==> flow/design.v <==
module floating_mult (
  input         s_axis_a_tvalid,
  input  [31:0] s_axis_a_tdata,
  input         s_axis_b_tvalid,
  input  [31:0] s_axis_b_tdata,
  output        m_axis_result_tvalid,
  output [31:0] m_axis_result_tdata
);
wire [31:0] a = s_axis_a_tdata;
wire [31:0] b = s_axis_b_tdata;
wire        sa = a[31];
wire        sb = b[31];
wire [7:0]  ea = a[30:23];
wire [7:0]  eb = b[30:23];
wire [22:0] fa = a[22:0];
wire [22:0] fb = b[22:0];
wire a_zero = (ea == 8'd0);
wire b_zero = (eb == 8'd0);
wire a_inf  = (ea == 8'hFF) && (fa == 23'd0);
wire b_inf  = (eb == 8'hFF) && (fb == 23'd0);
wire a_nan  = (ea == 8'hFF) && (fa != 23'd0);
wire b_nan  = (eb == 8'hFF) && (fb != 23'd0);
wire        s = sa ^ sb;
wire [47:0] p = {1'b1, fa} * {1'b1, fb};
wire signed [10:0] e0 = $signed({3'b000, ea}) + $signed({3'b000, eb}) - 11'sd127;
reg  [22:0] m;
reg         g;
reg         st;
reg  signed [10:0] e1;
always @(*) begin
  if (p[47]) begin
    m  = p[46:24];
    g  = p[23];
    st = |p[22:0];
    e1 = e0 + 11'sd1;
  end else begin
    m  = p[45:23];
    g  = p[22];
    st = |p[21:0];
    e1 = e0;
  end
end
wire        rnd = g & (st | m[0]);
wire [23:0] mr  = {1'b0, m} + {23'd0, rnd};
wire signed [10:0] e2 = mr[23] ? e1 + 11'sd1 : e1;
wire [22:0] mf  = mr[22:0];
reg [31:0] r;
always @(*) begin
  if (a_nan || b_nan || (a_inf && b_zero) || (b_inf && a_zero))
    r = 32'h7FC00000;
  else if (a_inf || b_inf)
    r = {s, 8'hFF, 23'd0};
  else if (a_zero || b_zero)
    r = {s, 31'd0};
  else if (e2 >= 11'sd255)
    r = {s, 8'hFF, 23'd0};
  else if (e2 <= 11'sd0)
    r = {s, 31'd0};
  else
    r = {s, e2[7:0], mf};
end
assign m_axis_result_tdata  = r;
assign m_axis_result_tvalid = 1'b1;
endmodule
module floating_adder (
  input         s_axis_a_tvalid,
  input  [31:0] s_axis_a_tdata,
  input         s_axis_a_tlast,
  input         s_axis_b_tvalid,
  input  [31:0] s_axis_b_tdata,
  output        m_axis_result_tvalid,
  output [31:0] m_axis_result_tdata,
  output        m_axis_result_tlast
);
wire [31:0] a = s_axis_a_tdata;
wire [31:0] b = s_axis_b_tdata;
wire a_zero = (a[30:23] == 8'd0);
wire b_zero = (b[30:23] == 8'd0);
wire a_inf  = (a[30:23] == 8'hFF) && (a[22:0] == 23'd0);
wire b_inf  = (b[30:23] == 8'hFF) && (b[22:0] == 23'd0);
wire a_nan  = (a[30:23] == 8'hFF) && (a[22:0] != 23'd0);
wire b_nan  = (b[30:23] == 8'hFF) && (b[22:0] != 23'd0);
wire        swap = (b[30:0] > a[30:0]);
wire [31:0] x = swap ? b : a;
wire [31:0] y = swap ? a : b;
wire        sx = x[31];
wire        sy = y[31];
wire [7:0]  ex = x[30:23];
wire [7:0]  ey = y[30:23];
wire [7:0]  d  = ex - ey;
wire        sub = sx ^ sy;
wire [26:0] mx = {1'b1, x[22:0], 3'b000};
wire [26:0] my = {1'b1, y[22:0], 3'b000};
wire        far    = (d >= 8'd27);
wire [26:0] my_sh  = far ? 27'd0 : (my >> d[4:0]);
wire [26:0] lost   = far ? my : (my & ~(27'h7FFFFFF << d[4:0]));
wire        sticky = |lost;
wire [26:0] my_al = {my_sh[26:1], my_sh[0] | sticky};
wire [27:0] s0 = sub ? ({1'b0, mx} - {1'b0, my_al}) : ({1'b0, mx} + {1'b0, my_al});
reg  [4:0]  lz;
always @(*) begin
  casez (s0[26:0])
    27'b1??????????????????????????: lz = 5'd0;
    27'b01?????????????????????????: lz = 5'd1;
    27'b001????????????????????????: lz = 5'd2;
    27'b0001???????????????????????: lz = 5'd3;
    27'b00001??????????????????????: lz = 5'd4;
    27'b000001?????????????????????: lz = 5'd5;
    27'b0000001????????????????????: lz = 5'd6;
    27'b00000001???????????????????: lz = 5'd7;
    27'b000000001??????????????????: lz = 5'd8;
    27'b0000000001?????????????????: lz = 5'd9;
    27'b00000000001????????????????: lz = 5'd10;
    27'b000000000001???????????????: lz = 5'd11;
    27'b0000000000001??????????????: lz = 5'd12;
    27'b00000000000001?????????????: lz = 5'd13;
    27'b000000000000001????????????: lz = 5'd14;
    27'b0000000000000001???????????: lz = 5'd15;
    27'b00000000000000001??????????: lz = 5'd16;
    27'b000000000000000001?????????: lz = 5'd17;
    27'b0000000000000000001????????: lz = 5'd18;
    27'b00000000000000000001???????: lz = 5'd19;
    27'b000000000000000000001??????: lz = 5'd20;
    27'b0000000000000000000001?????: lz = 5'd21;
    27'b00000000000000000000001????: lz = 5'd22;
    27'b000000000000000000000001???: lz = 5'd23;
    27'b0000000000000000000000001??: lz = 5'd24;
    27'b00000000000000000000000001?: lz = 5'd25;
    27'b000000000000000000000000001: lz = 5'd26;
    default:                          lz = 5'd27;
  endcase
end
wire [26:0] n  = s0[27] ? {s0[27:2], s0[1] | s0[0]} : (s0[26:0] << lz);
wire signed [9:0] en = s0[27] ? $signed({2'b00, ex}) + 10'sd1
                              : $signed({2'b00, ex}) - $signed({5'd0, lz});
wire        g   = n[2];
wire        st  = n[1] | n[0];
wire [22:0] m   = n[25:3];
wire        rnd = g & (st | m[0]);
wire [23:0] mr  = {1'b0, m} + {23'd0, rnd};
wire signed [9:0] e2 = mr[23] ? en + 10'sd1 : en;
reg [31:0] r;
always @(*) begin
  if (a_nan || b_nan || (a_inf && b_inf && (a[31] != b[31])))
    r = 32'h7FC00000;
  else if (a_inf)
    r = a;
  else if (b_inf)
    r = b;
  else if (a_zero && b_zero)
    r = {a[31] & b[31], 31'd0};
  else if (b_zero)
    r = a;
  else if (a_zero)
    r = b;
  else if (s0 == 28'd0)
    r = 32'd0;
  else if (e2 >= 10'sd255)
    r = {sx, 8'hFF, 23'd0};
  else if (e2 <= 10'sd0)
    r = {sx, 31'd0};
  else
    r = {sx, e2[7:0], mr[22:0]};
end
assign m_axis_result_tdata  = r;
assign m_axis_result_tvalid = 1'b1;
assign m_axis_result_tlast  = 1'b0;
endmodule
module conv_kernel(
	clk,
	rst_n,
	clear,
	i_pixel,
	i_weight,
	o_pixel
);
parameter	WIDTH	=	32;
input					clk;
input					rst_n;
input					clear;
input	[WIDTH-1:0]		i_pixel;
input	[WIDTH-1:0]		i_weight;
output	[WIDTH-1:0]		o_pixel;
reg		[WIDTH-1:0]		o_pixel;
reg		[WIDTH-1:0]		mult_a;
reg		[WIDTH-1:0]		mult_b;
wire	[WIDTH-1:0]		product;
reg		[WIDTH-1:0]		add_a;
reg		[WIDTH-1:0]		add_b;
wire	[WIDTH-1:0]		sum;
always @(posedge clk, negedge rst_n)	begin
	if(!rst_n) begin
		mult_a		<=	32'b0;
		mult_b		<=	32'b0;
	end
	else begin
		mult_a		<=	i_pixel;
		mult_b		<=	i_weight;
	end
end
always @(posedge clk, negedge rst_n)	begin
	if(!rst_n) begin
		add_a		<=	32'b0;
		add_b		<=	32'b0;
	end
	else if (clear) begin
		add_a		<=	32'b0;
		add_b		<=	32'b0;
	end			
	else begin
		add_a		<=	product;
		add_b		<=	sum;
	end
end
always @(posedge clk, negedge rst_n)	begin
	if(!rst_n) begin
		o_pixel		<=	32'b0;
	end
	else if (clear) begin
		o_pixel		<=	32'b0;
	end
	else begin
		o_pixel		<=	sum;
	end
end
floating_adder U_floating_adder (
  .s_axis_a_tvalid(),             
  .s_axis_a_tdata(add_a),               
  .s_axis_a_tlast(),               
  .s_axis_b_tvalid(),             
  .s_axis_b_tdata(add_b),               
  .m_axis_result_tvalid(),   
  .m_axis_result_tdata(sum),     
  .m_axis_result_tlast()     
);
floating_mult U_floating_mult (
  .s_axis_a_tvalid(),             
  .s_axis_a_tdata(mult_a),               
  .s_axis_b_tvalid(),             
  .s_axis_b_tdata(mult_b),               
  .m_axis_result_tvalid(),   
  .m_axis_result_tdata(product)     
);
endmodule
Memo
Re: synthesis data of conv_kernel

Tool chain data of conv_kernel

Each step is given for the RTL above and for the edited RTL.
Lines under "original" count in the file above, lines under "edited" in the edited file.
"difference" is "edited" less "original", of the values as shown; "rel. change" is that difference over "original", in percent.
Cell names lack the library's common part.
The mark -- stands for no value.

Design top: conv_kernel
Clock input: clk
Library: sky130hd
Library corner: tt_025C_1v80

The edit

Unified diff, file above to edited file.
This change comes from a script, not from a designer. No optimisation was intended, and the edited design may behave differently.

```diff
@@ -175,5 +175,5 @@
 	o_pixel
 );
-parameter	WIDTH	=	32;
+parameter	WIDTH	=	64;
 input					clk;
 input					rst_n;
```

Elaborated design

Source: Yosys, flattened and elaborated, memories not mapped. Widths are those after wreduce. Registers that Yosys merges into a memory's read port (data or address) are not register bits. Print and check cells do not count. Equal cells are merged and count once.

Cells by class:

| what                             | original | edited | difference | rel. change (%) |
| add/sub/neg operators            | 12       | 12     | 0          | 0.00 |
| multiply operators               | 1        | 1      | 0          | 0.00 |
| order comparisons                | 6        | 6      | 0          | 0.00 |
| equality and inequality tests    | 33       | 33     | 0          | 0.00 |
| shift-type cells                 | 3        | 3      | 0          | 0.00 |
| multiplexer cells                | 30       | 30     | 0          | 0.00 |
| bitwise logic cells              | 12       | 12     | 0          | 0.00 |
| reductions and logical operators | 37       | 37     | 0          | 0.00 |

Operators by type and width:

| cell                                                              | original | edited | difference | rel. change (%) |
| 1-bit logical AND                                                 | 13       | 13     | 0          | 0.00 |
| 32-bit 2-to-1 mux                                                 | 12       | 12     | 0          | 0.00 |
| 1-bit logical OR                                                  | 7        | 7      | 0          | 0.00 |
| 31-bit 2-to-1 mux                                                 | 6        | 6      | 0          | 0.00 |
| 1-bit OR                                                          | 5        | 5      | 0          | 0.00 |
| 8-bit == test (second input constant)                             | 4        | 4      | 0          | 0.00 |
| 23-bit logical NOT                                                | 4        | 4      | 0          | 0.00 |
| 8-bit logical NOT                                                 | 4        | 4      | 0          | 0.00 |
| 23-bit nonzero test                                               | 4        | 4      | 0          | 0.00 |
| 1-bit bitwise AND                                                 | 3        | 3      | 0          | 0.00 |
| 11-bit by 2-bit adder with 11-bit output (second input constant)  | 2        | 2      | 0          | 0.00 |
| 23-bit by 1-bit adder with 24-bit output                          | 2        | 2      | 0          | 0.00 |
| 1-bit 2-to-1 mux                                                  | 2        | 2      | 0          | 0.00 |
| 10-bit 2-to-1 mux                                                 | 2        | 2      | 0          | 0.00 |
| 11-bit 2-to-1 mux                                                 | 2        | 2      | 0          | 0.00 |
| 27-bit 2-to-1 mux                                                 | 2        | 2      | 0          | 0.00 |
| 1-bit XOR                                                         | 2        | 2      | 0          | 0.00 |
| 10-bit by 2-bit adder with 10-bit output (second input constant)  | 1        | 1      | 0          | 0.00 |
| 27-bit by 27-bit adder with 28-bit output                         | 1        | 1      | 0          | 0.00 |
| 8-bit by 1-bit adder with 9-bit output (second input constant)    | 1        | 1      | 0          | 0.00 |
| 8-bit by 8-bit adder with 9-bit output                            | 1        | 1      | 0          | 0.00 |
| 27-bit bitwise AND                                                | 1        | 1      | 0          | 0.00 |
| 10-bit by 1-bit == test with 1-bit output (second input constant) | 1        | 1      | 0          | 0.00 |
| 11-bit by 1-bit == test with 1-bit output (second input constant) | 1        | 1      | 0          | 0.00 |
| 12-bit by 1-bit == test with 1-bit output (second input constant) | 1        | 1      | 0          | 0.00 |
| 13-bit by 1-bit == test with 1-bit output (second input constant) | 1        | 1      | 0          | 0.00 |
| 14-bit by 1-bit == test with 1-bit output (second input constant) | 1        | 1      | 0          | 0.00 |
| 15-bit by 1-bit == test with 1-bit output (second input constant) | 1        | 1      | 0          | 0.00 |

Not every row of either side is listed.

Word-level totals:

| what                       | original | edited | difference | rel. change (%) |
| register bits              | 128      | 160    | +32        | +25.00 |
| input port bits            | 67       | 131    | +64        | +95.52 |
| output and inout port bits | 32       | 64     | +32        | +100.00 |
| word-level cells           | 138      | 139    | +1         | +0.72 |

Depth

Depth = most cells in a row (Yosys ltp): at word level without a register or memory, in the mapped netlist without a sequential cell, where the memories' decode and read muxes count.

Logic depth:

| what                         | original | edited | difference | rel. change (%) |
| word-level depth             | 31       | 31     | 0          | 0.00 |
| ABC_AREA                     | 0        | 0      | --         | -- |
| depth in mapped cells        | 71       | 71     | 0          | 0.00 |
| mapped depth without buffers | 59       | 59     | 0          | 0.00 |

After synthesis

The flow's flattened synthesis, as Yosys stat reports it; memories are mapped. The netlist is that of the ABC_AREA named above (0 if unset); the other value can give another one.

Cells by type:

| cell type | original | edited | difference | rel. change (%) |
| buf_4     | 11       | 43     | +32        | +290.91 |
| conb_1    | 0        | 1      | +1         | -- |
| inv_1     | 651      | 651    | 0          | 0.00 |
| nand2_1   | 604      | 604    | 0          | 0.00 |
| fa_1      | 485      | 485    | 0          | 0.00 |
| a21oi_1   | 278      | 278    | 0          | 0.00 |
| nor2_1    | 277      | 277    | 0          | 0.00 |
| ha_1      | 273      | 273    | 0          | 0.00 |
| and2_1    | 246      | 246    | 0          | 0.00 |
| clkbuf_1  | 182      | 182    | 0          | 0.00 |
| o21ai_0   | 163      | 163    | 0          | 0.00 |
| dfrtp_1   | 128      | 128    | 0          | 0.00 |
| xnor2_1   | 100      | 100    | 0          | 0.00 |
| nand3_1   | 95       | 95     | 0          | 0.00 |
| mux2i_1   | 76       | 76     | 0          | 0.00 |
| nand4_1   | 73       | 73     | 0          | 0.00 |
| nor3_1    | 72       | 72     | 0          | 0.00 |
| xor2_1    | 49       | 49     | 0          | 0.00 |

Not every row of either side is listed.

Mapped netlist:

| what                             | original  | edited    | difference | rel. change (%) |
| cells in the netlist             | 4543      | 4576      | +33        | +0.73 |
| cell area after synthesis (mm^2) | 0.0361847 | 0.0364287 | +0.0002440 | +0.67 |
| area of sequential cells (mm^2)  | 0.0032031 | 0.0032031 | 0.0000000  | 0.00 |
| mapped flip-flops                | 128       | 128       | 0          | 0.00 |
| buffers                          | 241       | 273       | +32        | +13.28 |

By module: a second synthesis without flattening, with its own total; a netlist apart from the flattened one above.

Second synthesis, totals:

| what                                           | original  | edited    | difference | rel. change (%) |
| cells (unflattened synthesis)                  | 4942      | 4975      | +33        | +0.67 |
| area total of the unflattened synthesis (mm^2) | 0.0389824 | 0.0392264 | +0.0002440 | +0.63 |

Rows give one instance, submodules left out.

Modules, original:

| module         | instances | cells | area (mm^2) | seq. area (mm^2) |
| floating_mult  | 1         | 2759  | 0.0225116   | 0 |
| floating_adder | 1         | 1984  | 0.0126309   | 0 |
| conv_kernel    | 1         | 199   | 0.0038399   | 0.0032031 |

Modules, edited:

| module         | instances | cells | area (mm^2) | seq. area (mm^2) |
| floating_mult  | 1         | 2759  | 0.0225116   | 0 |
| floating_adder | 1         | 1984  | 0.0126309   | 0 |
| conv_kernel    | 1         | 232   | 0.0040839   | 0.0032031 |

Timing after synthesis

OpenSTA on the mapped netlist: ideal clock, no wires. The path of least setup slack (recovery checks aside). Input and output delay are each 20% of the period. Register names are those of the netlist, which keeps one name where synthesis merged equal registers.

Timing path after synthesis:

| what                                | original           | edited             | difference | rel. change (%) |
| path kind                           | reg-to-reg         | reg-to-reg         | --         | -- |
| start                               | register add_b[25] | register add_b[25] | --         | -- |
| end                                 | register add_b[13] | register add_b[13] | --         | -- |
| clock period (ps)                   | 12000              | 12000              | 0          | 0.00 |
| setup time (ps)                     | 125                | 125                | 0          | -- |
| time at the first pin (ps)          | 0                  | 0                  | 0          | -- |
| data arrival time (ps)              | 12705              | 12705              | 0          | 0.00 |
| required time (ps)                  | 11875              | 11875              | 0          | 0.00 |
| slack (ps)                          | -830               | -830               | 0          | -- |
| delay of the path (ps)              | 12830              | 12830              | 0          | 0.00 |
| stages                              | 64                 | 64                 | 0          | 0.00 |
| buffers on the path                 | 13                 | 13                 | 0          | 0.00 |
| period reached after synthesis (ps) | 12830              | 12830              | 0          | 0.00 |

"delay of the path" = arrival - input delay + setup time.
"stages" counts driving pins, that of a launching flip-flop among them; a cell with two outputs on the path counts twice.
"period reached after synthesis" is the clock period less the worst setup slack; recovery checks do not enter. This is arithmetic on one report: input and output delays are still those of the set period (20% each).
Between the ends stands the longest chain of elaborated cells between them, by number of cells; it is not shown to be the way that was timed. Of several equally long chains one is given.
Each line given opens the expression or statement behind the cell; cells for indexed reads and writes are added by Yosys, which also makes memories of some case tables.
At most two assigning lines are given for a register; there are more.

On the way, after synthesis, original:
Cell sequence: dfrtp_1 -> ha_1 -> buf_2 -> nand4_1 -> nor4_2 -> and4_1 -> a21oi_2 -> o21ai_1 -> buf_2 -> clkbuf_1 -> buf_1 -> clkbuf_1 -> a21oi_1 -> ha_1 -> o311ai_2 -> and2_1 -> buf_4 -> buf_4 -> (+28 left out) -> inv_6 -> buf_6 -> buf_4 -> ha_1 -> inv_1 -> fa_1 -> a21o_1 -> a21oi_1 -> nand2b_1 -> a31oi_1 -> or2_2 -> or2_2 -> nor2_1 -> xor2_1 -> nand4_1 -> a211oi_2 -> buf_6 -> o21ai_2
Cells in the longest elaborated chain: 31
Elaborated cells on any way between the ends: 81
Classes of those cells: add/sub (7); compare (4); eq/ne (29); shift (3); mux (19); logic (8); reduce/logical (11)

Ends and longest elaborated chain, after synthesis, original:

| what                                          | line | text |
| start, declared                               | 189  | `reg [WIDTH-1:0] add_b;` |
| start, assigned                               | 204  | `add_b <= 32'b0;` |
| start, assigned                               | 212  | `add_b <= sum;` |
| 31-bit greater-than comparator                | 83   | `wire        swap = (b[30:0] > a[30:0]);` |
| 32-bit 2-to-1 mux                             | 84   | `wire [31:0] x = swap ? b : a;` |
| 8-bit subtractor                              | 90   | `wire [7:0]  d  = ex - ey;` |
| 27-bit by 5-bit << shifter with 27-bit output | 96   | `wire [26:0] lost   = far ? my : (my & ~(27'h7FFFFFF << d[4:0]));` |
| 27-bit NOT                                    | 96   |  |
| 27-bit bitwise AND                            | 96   |  |
| 27-bit 2-to-1 mux                             | 96   |  |
| (+17 left out)                                | --   |  |
| 32-bit 2-to-1 mux                             | 154  | `else if (a_zero)` |
| 32-bit 2-to-1 mux                             | 152  | `else if (b_zero)` |
| 32-bit 2-to-1 mux                             | 150  | `else if (a_zero && b_zero)` |
| 32-bit 2-to-1 mux                             | 148  | `else if (b_inf)` |
| 32-bit 2-to-1 mux                             | 146  | `else if (a_inf)` |
| 32-bit 2-to-1 mux                             | 144  | `if (a_nan \|\| b_nan \|\| (a_inf && b_inf && (a[31] != b[31])))` |
| 32-bit 2-to-1 mux                             | 206  | `else if (clear) begin` |
| end, assigned                                 | 204  |  |
| end, assigned                                 | 212  |  |
| end, declared                                 | 189  |  |

On the way, after synthesis, edited:
Cell sequence: dfrtp_1 -> ha_1 -> buf_2 -> nand4_1 -> nor4_2 -> and4_1 -> a21oi_2 -> o21ai_1 -> buf_2 -> clkbuf_1 -> buf_1 -> clkbuf_1 -> a21oi_1 -> ha_1 -> o311ai_2 -> and2_1 -> buf_4 -> buf_4 -> (+28 left out) -> inv_6 -> buf_6 -> buf_4 -> ha_1 -> inv_1 -> fa_1 -> a21o_1 -> a21oi_1 -> nand2b_1 -> a31oi_1 -> or2_2 -> or2_2 -> nor2_1 -> xor2_1 -> nand4_1 -> a211oi_2 -> buf_6 -> o21ai_2
Cells in the longest elaborated chain: 31
Elaborated cells on any way between the ends: 81
Classes of those cells: add/sub (7); compare (4); eq/ne (29); shift (3); mux (19); logic (8); reduce/logical (11)

Ends and longest elaborated chain, after synthesis, edited:

| what                                          | line | text |
| start, declared                               | 189  | `reg [WIDTH-1:0] add_b;` |
| start, assigned                               | 204  | `add_b <= 32'b0;` |
| start, assigned                               | 212  | `add_b <= sum;` |
| 31-bit greater-than comparator                | 83   | `wire        swap = (b[30:0] > a[30:0]);` |
| 32-bit 2-to-1 mux                             | 84   | `wire [31:0] x = swap ? b : a;` |
| 8-bit subtractor                              | 90   | `wire [7:0]  d  = ex - ey;` |
| 27-bit by 5-bit << shifter with 27-bit output | 96   | `wire [26:0] lost   = far ? my : (my & ~(27'h7FFFFFF << d[4:0]));` |
| 27-bit NOT                                    | 96   |  |
| 27-bit bitwise AND                            | 96   |  |
| 27-bit 2-to-1 mux                             | 96   |  |
| (+17 left out)                                | --   |  |
| 32-bit 2-to-1 mux                             | 154  | `else if (a_zero)` |
| 32-bit 2-to-1 mux                             | 152  | `else if (b_zero)` |
| 32-bit 2-to-1 mux                             | 150  | `else if (a_zero && b_zero)` |
| 32-bit 2-to-1 mux                             | 148  | `else if (b_inf)` |
| 32-bit 2-to-1 mux                             | 146  | `else if (a_inf)` |
| 32-bit 2-to-1 mux                             | 144  | `if (a_nan \|\| b_nan \|\| (a_inf && b_inf && (a[31] != b[31])))` |
| 32-bit 2-to-1 mux                             | 206  | `else if (clear) begin` |
| end, assigned                                 | 204  |  |
| end, assigned                                 | 212  |  |
| end, declared                                 | 189  |  |

Timing after layout

Path of least setup slack in the final report of each run of pair 1 (OpenROAD, finished layout, wires in). Where an end is a register, its clock arrival counts in the times.
The path's times are printed in steps of 10 ps; the period is the one set.

Timing path post-layout:

| what                       | original           | edited             | difference | rel. change (%) |
| path kind                  | reg-to-reg         | reg-to-reg         | --         | -- |
| start                      | register mult_a[7] | register add_a[4]  | --         | -- |
| end                        | register add_a[3]  | register add_b[17] | --         | -- |
| clock period (ps)          | 11800              | 11800              | 0          | 0.00 |
| setup time (ps)            | 180                | 110                | -70        | -- |
| time at the first pin (ps) | 490                | 490                | 0          | 0.00 |
| data arrival time (ps)     | 11670              | 11750              | +80        | +0.69 |
| required time (ps)         | 12110              | 12180              | +70        | +0.58 |
| slack (ps)                 | 440                | 430                | -10        | -- |
| stages                     | 38                 | 60                 | +22        | +57.89 |
| buffers on the path        | 3                  | 8                  | +5         | +166.67 |

Between the ends stands the longest chain of elaborated cells between them, by number of cells; it is not shown to be the way that was timed. Of several equally long chains one is given.
At most two assigning lines are given for a register; there are more.

On the way, post-layout, original:
Cell sequence: dfrtp_1 -> buf_4 -> nand2_1 -> fa_1 -> inv_1 -> fa_1 -> inv_1 -> fa_1 -> fa_1 -> inv_1 -> fa_1 -> inv_1 -> fa_1 -> inv_1 -> fa_1 -> ha_1 -> o21ai_0 -> nand2b_1 -> (+2 left out) -> nor2_1 -> o2111ai_1 -> a21oi_1 -> o31ai_1 -> a211oi_2 -> xnor2_2 -> buf_4 -> nor2_1 -> o2111ai_1 -> nor4_1 -> buf_4 -> nor3b_1 -> and3_1 -> xor2_1 -> nand4b_1 -> o2111ai_1 -> or3_1 -> a211oi_1
Cells in the longest elaborated chain: 14
Elaborated cells on any way between the ends: 29
RTL lines with such cells: 15
Classes of those cells: add/sub (2); mul (1); compare (2); mux (11); logic (2); reduce/logical (11)

Ends and longest elaborated chain, post-layout, original:

| what                                                       | line | text |
| start, declared                                            | 185  | `reg [WIDTH-1:0] mult_a;` |
| start, assigned                                            | 193  | `mult_a <= 32'b0;` |
| start, assigned                                            | 197  | `mult_a <= i_pixel;` |
| 24-bit by 24-bit multiplier with 48-bit output             | 24   | `wire [47:0] p = {1'b1, fa} * {1'b1, fb};` |
| 22-bit OR reduction                                        | 39   | `st = \|p[21:0];` |
| 1-bit 2-to-1 mux                                           | 31   | `if (p[47]) begin` |
| 1-bit OR                                                   | 43   | `wire        rnd = g & (st \| m[0]);` |
| 1-bit bitwise AND                                          | 43   |  |
| 23-bit by 1-bit adder with 24-bit output                   | 44   | `wire [23:0] mr  = {1'b0, m} + {23'd0, rnd};` |
| 11-bit 2-to-1 mux                                          | 45   | `wire signed [10:0] e2 = mr[23] ? e1 + 11'sd1 : e1;` |
| 11-bit by 1-bit less-or-equal comparator with 1-bit output | 57   | `else if (e2 <= 11'sd0)` |
| 31-bit 2-to-1 mux                                          | 57   |  |
| 31-bit 2-to-1 mux                                          | 55   | `else if (e2 >= 11'sd255)` |
| 31-bit 2-to-1 mux                                          | 53   | `else if (a_zero \|\| b_zero)` |
| 31-bit 2-to-1 mux                                          | 51   | `else if (a_inf \|\| b_inf)` |
| 32-bit 2-to-1 mux                                          | 49   | `if (a_nan \|\| b_nan \|\| (a_inf && b_zero) \|\| (b_inf && a_zero))` |
| 32-bit 2-to-1 mux                                          | 206  | `else if (clear) begin` |
| end, assigned                                              | 207  | `add_a <= 32'b0;` |
| end, assigned                                              | 211  |  |
| end, declared                                              | 188  | `reg [WIDTH-1:0] add_a;` |

On the way, post-layout, edited:
Cell sequence: dfrtp_1 -> inv_1 -> ha_1 -> a211oi_1 -> nor2_1 -> nor3_1 -> o221ai_1 -> buf_4 -> o21a_1 -> a21oi_2 -> ha_4 -> nand2_1 -> nand2_1 -> a21oi_1 -> o31ai_1 -> mux2i_1 -> a2bb2oi_2 -> o21ai_2 -> (+24 left out) -> ha_1 -> a21o_1 -> a21o_1 -> a21o_1 -> a211oi_2 -> buf_4 -> o2111ai_1 -> o21ai_1 -> xor2_1 -> nand2_1 -> nor3_2 -> nand2_1 -> a2111oi_4 -> a21oi_2 -> a211oi_4 -> buf_6 -> buf_12 -> o21ai_2
Cells in the longest elaborated chain: 31
Elaborated cells on any way between the ends: 80
Classes of those cells: add/sub (7); compare (4); eq/ne (28); shift (3); mux (19); logic (8); reduce/logical (11)

Ends and longest elaborated chain, post-layout, edited:

| what                                          | line | text |
| start, declared                               | 188  | `reg [WIDTH-1:0] add_a;` |
| start, assigned                               | 203  | `add_a <= 32'b0;` |
| start, assigned                               | 211  |  |
| 31-bit greater-than comparator                | 83   | `wire        swap = (b[30:0] > a[30:0]);` |
| 32-bit 2-to-1 mux                             | 84   | `wire [31:0] x = swap ? b : a;` |
| 8-bit subtractor                              | 90   | `wire [7:0]  d  = ex - ey;` |
| 27-bit by 5-bit << shifter with 27-bit output | 96   | `wire [26:0] lost   = far ? my : (my & ~(27'h7FFFFFF << d[4:0]));` |
| 27-bit NOT                                    | 96   |  |
| 27-bit bitwise AND                            | 96   |  |
| 27-bit 2-to-1 mux                             | 96   |  |
| (+17 left out)                                | --   |  |
| 32-bit 2-to-1 mux                             | 154  | `else if (a_zero)` |
| 32-bit 2-to-1 mux                             | 152  | `else if (b_zero)` |
| 32-bit 2-to-1 mux                             | 150  | `else if (a_zero && b_zero)` |
| 32-bit 2-to-1 mux                             | 148  | `else if (b_inf)` |
| 32-bit 2-to-1 mux                             | 146  | `else if (a_inf)` |
| 32-bit 2-to-1 mux                             | 144  | `if (a_nan \|\| b_nan \|\| (a_inf && b_inf && (a[31] != b[31])))` |
| 32-bit 2-to-1 mux                             | 206  | `else if (clear) begin` |
| end, assigned                                 | 204  | `add_b <= 32'b0;` |
| end, assigned                                 | 212  | `add_b <= sum;` |
| end, declared                                 | 189  | `reg [WIDTH-1:0] add_b;` |

Layout results

Runs of the flow (Yosys, OpenROAD) on both versions; the two runs of a pair have the same settings. The constraints put input and output delay at 20% of the set period each and load the outputs with 0.01 pF.

Settings, pair 1:
CORE_UTILIZATION: 40
period_ns: 11.8
CAP_MARGIN: 20
CORE_MARGIN: 2
SLEW_MARGIN: 20

Results, pair 1:

| what                                     | original  | edited    | difference | rel. change (%) |
| chip area after synthesis (Yosys) (mm^2) | 0.0361847 | 0.0364287 | +0.0002440 | +0.67 |
| area of the die (mm^2)                   | 0.0928848 | 0.0935014 | +0.0006166 | +0.66 |
| standard-cell area after routing (mm^2)  | 0.0419064 | 0.0432753 | +0.0013689 | +3.27 |
| smallest setup slack (ps)                | 439       | 427       | -12        | -- |
| total negative slack (ps)                | 0         | 0         | 0          | -- |
| worst-case hold slack (ps)               | 522       | 619       | +97        | -- |
| clock period achieved (ps)               | 11361     | 11373     | +12        | +0.11 |

Settings, pair 2:
CELL_PAD_IN_SITES_DETAIL_PLACEMENT: 1
CORE_UTILIZATION: 39
GPL_TIMING_DRIVEN: 0
MAX_ROUTING_LAYER: met4
PLACE_DENSITY_LB_ADDON: 0.12
SETUP_SLACK_MARGIN: 3.19
period_ns: 20.4
CAP_MARGIN: 20
CORE_MARGIN: 2
SLEW_MARGIN: 20

Results, pair 2:

| what                                     | original  | edited    | difference | rel. change (%) |
| chip area after synthesis (Yosys) (mm^2) | 0.0361847 | 0.0364287 | +0.0002440 | +0.67 |
| area of the die (mm^2)                   | 0.095234  | 0.0958676 | +0.0006336 | +0.67 |
| standard-cell area after routing (mm^2)  | 0.0395742 | 0.0399396 | +0.0003654 | +0.92 |
| smallest setup slack (ps)                | 4205      | 3890      | -315       | -- |
| total negative slack (ps)                | 0         | 0         | 0          | -- |
| worst-case hold slack (ps)               | 581       | 566       | -15        | -- |
| clock period achieved (ps)               | 16195     | 16510     | +315       | +1.95 |

"clock period achieved" = clock period - worst setup slack. The figure is calculated, with input and output delays left at 20% of the set period.
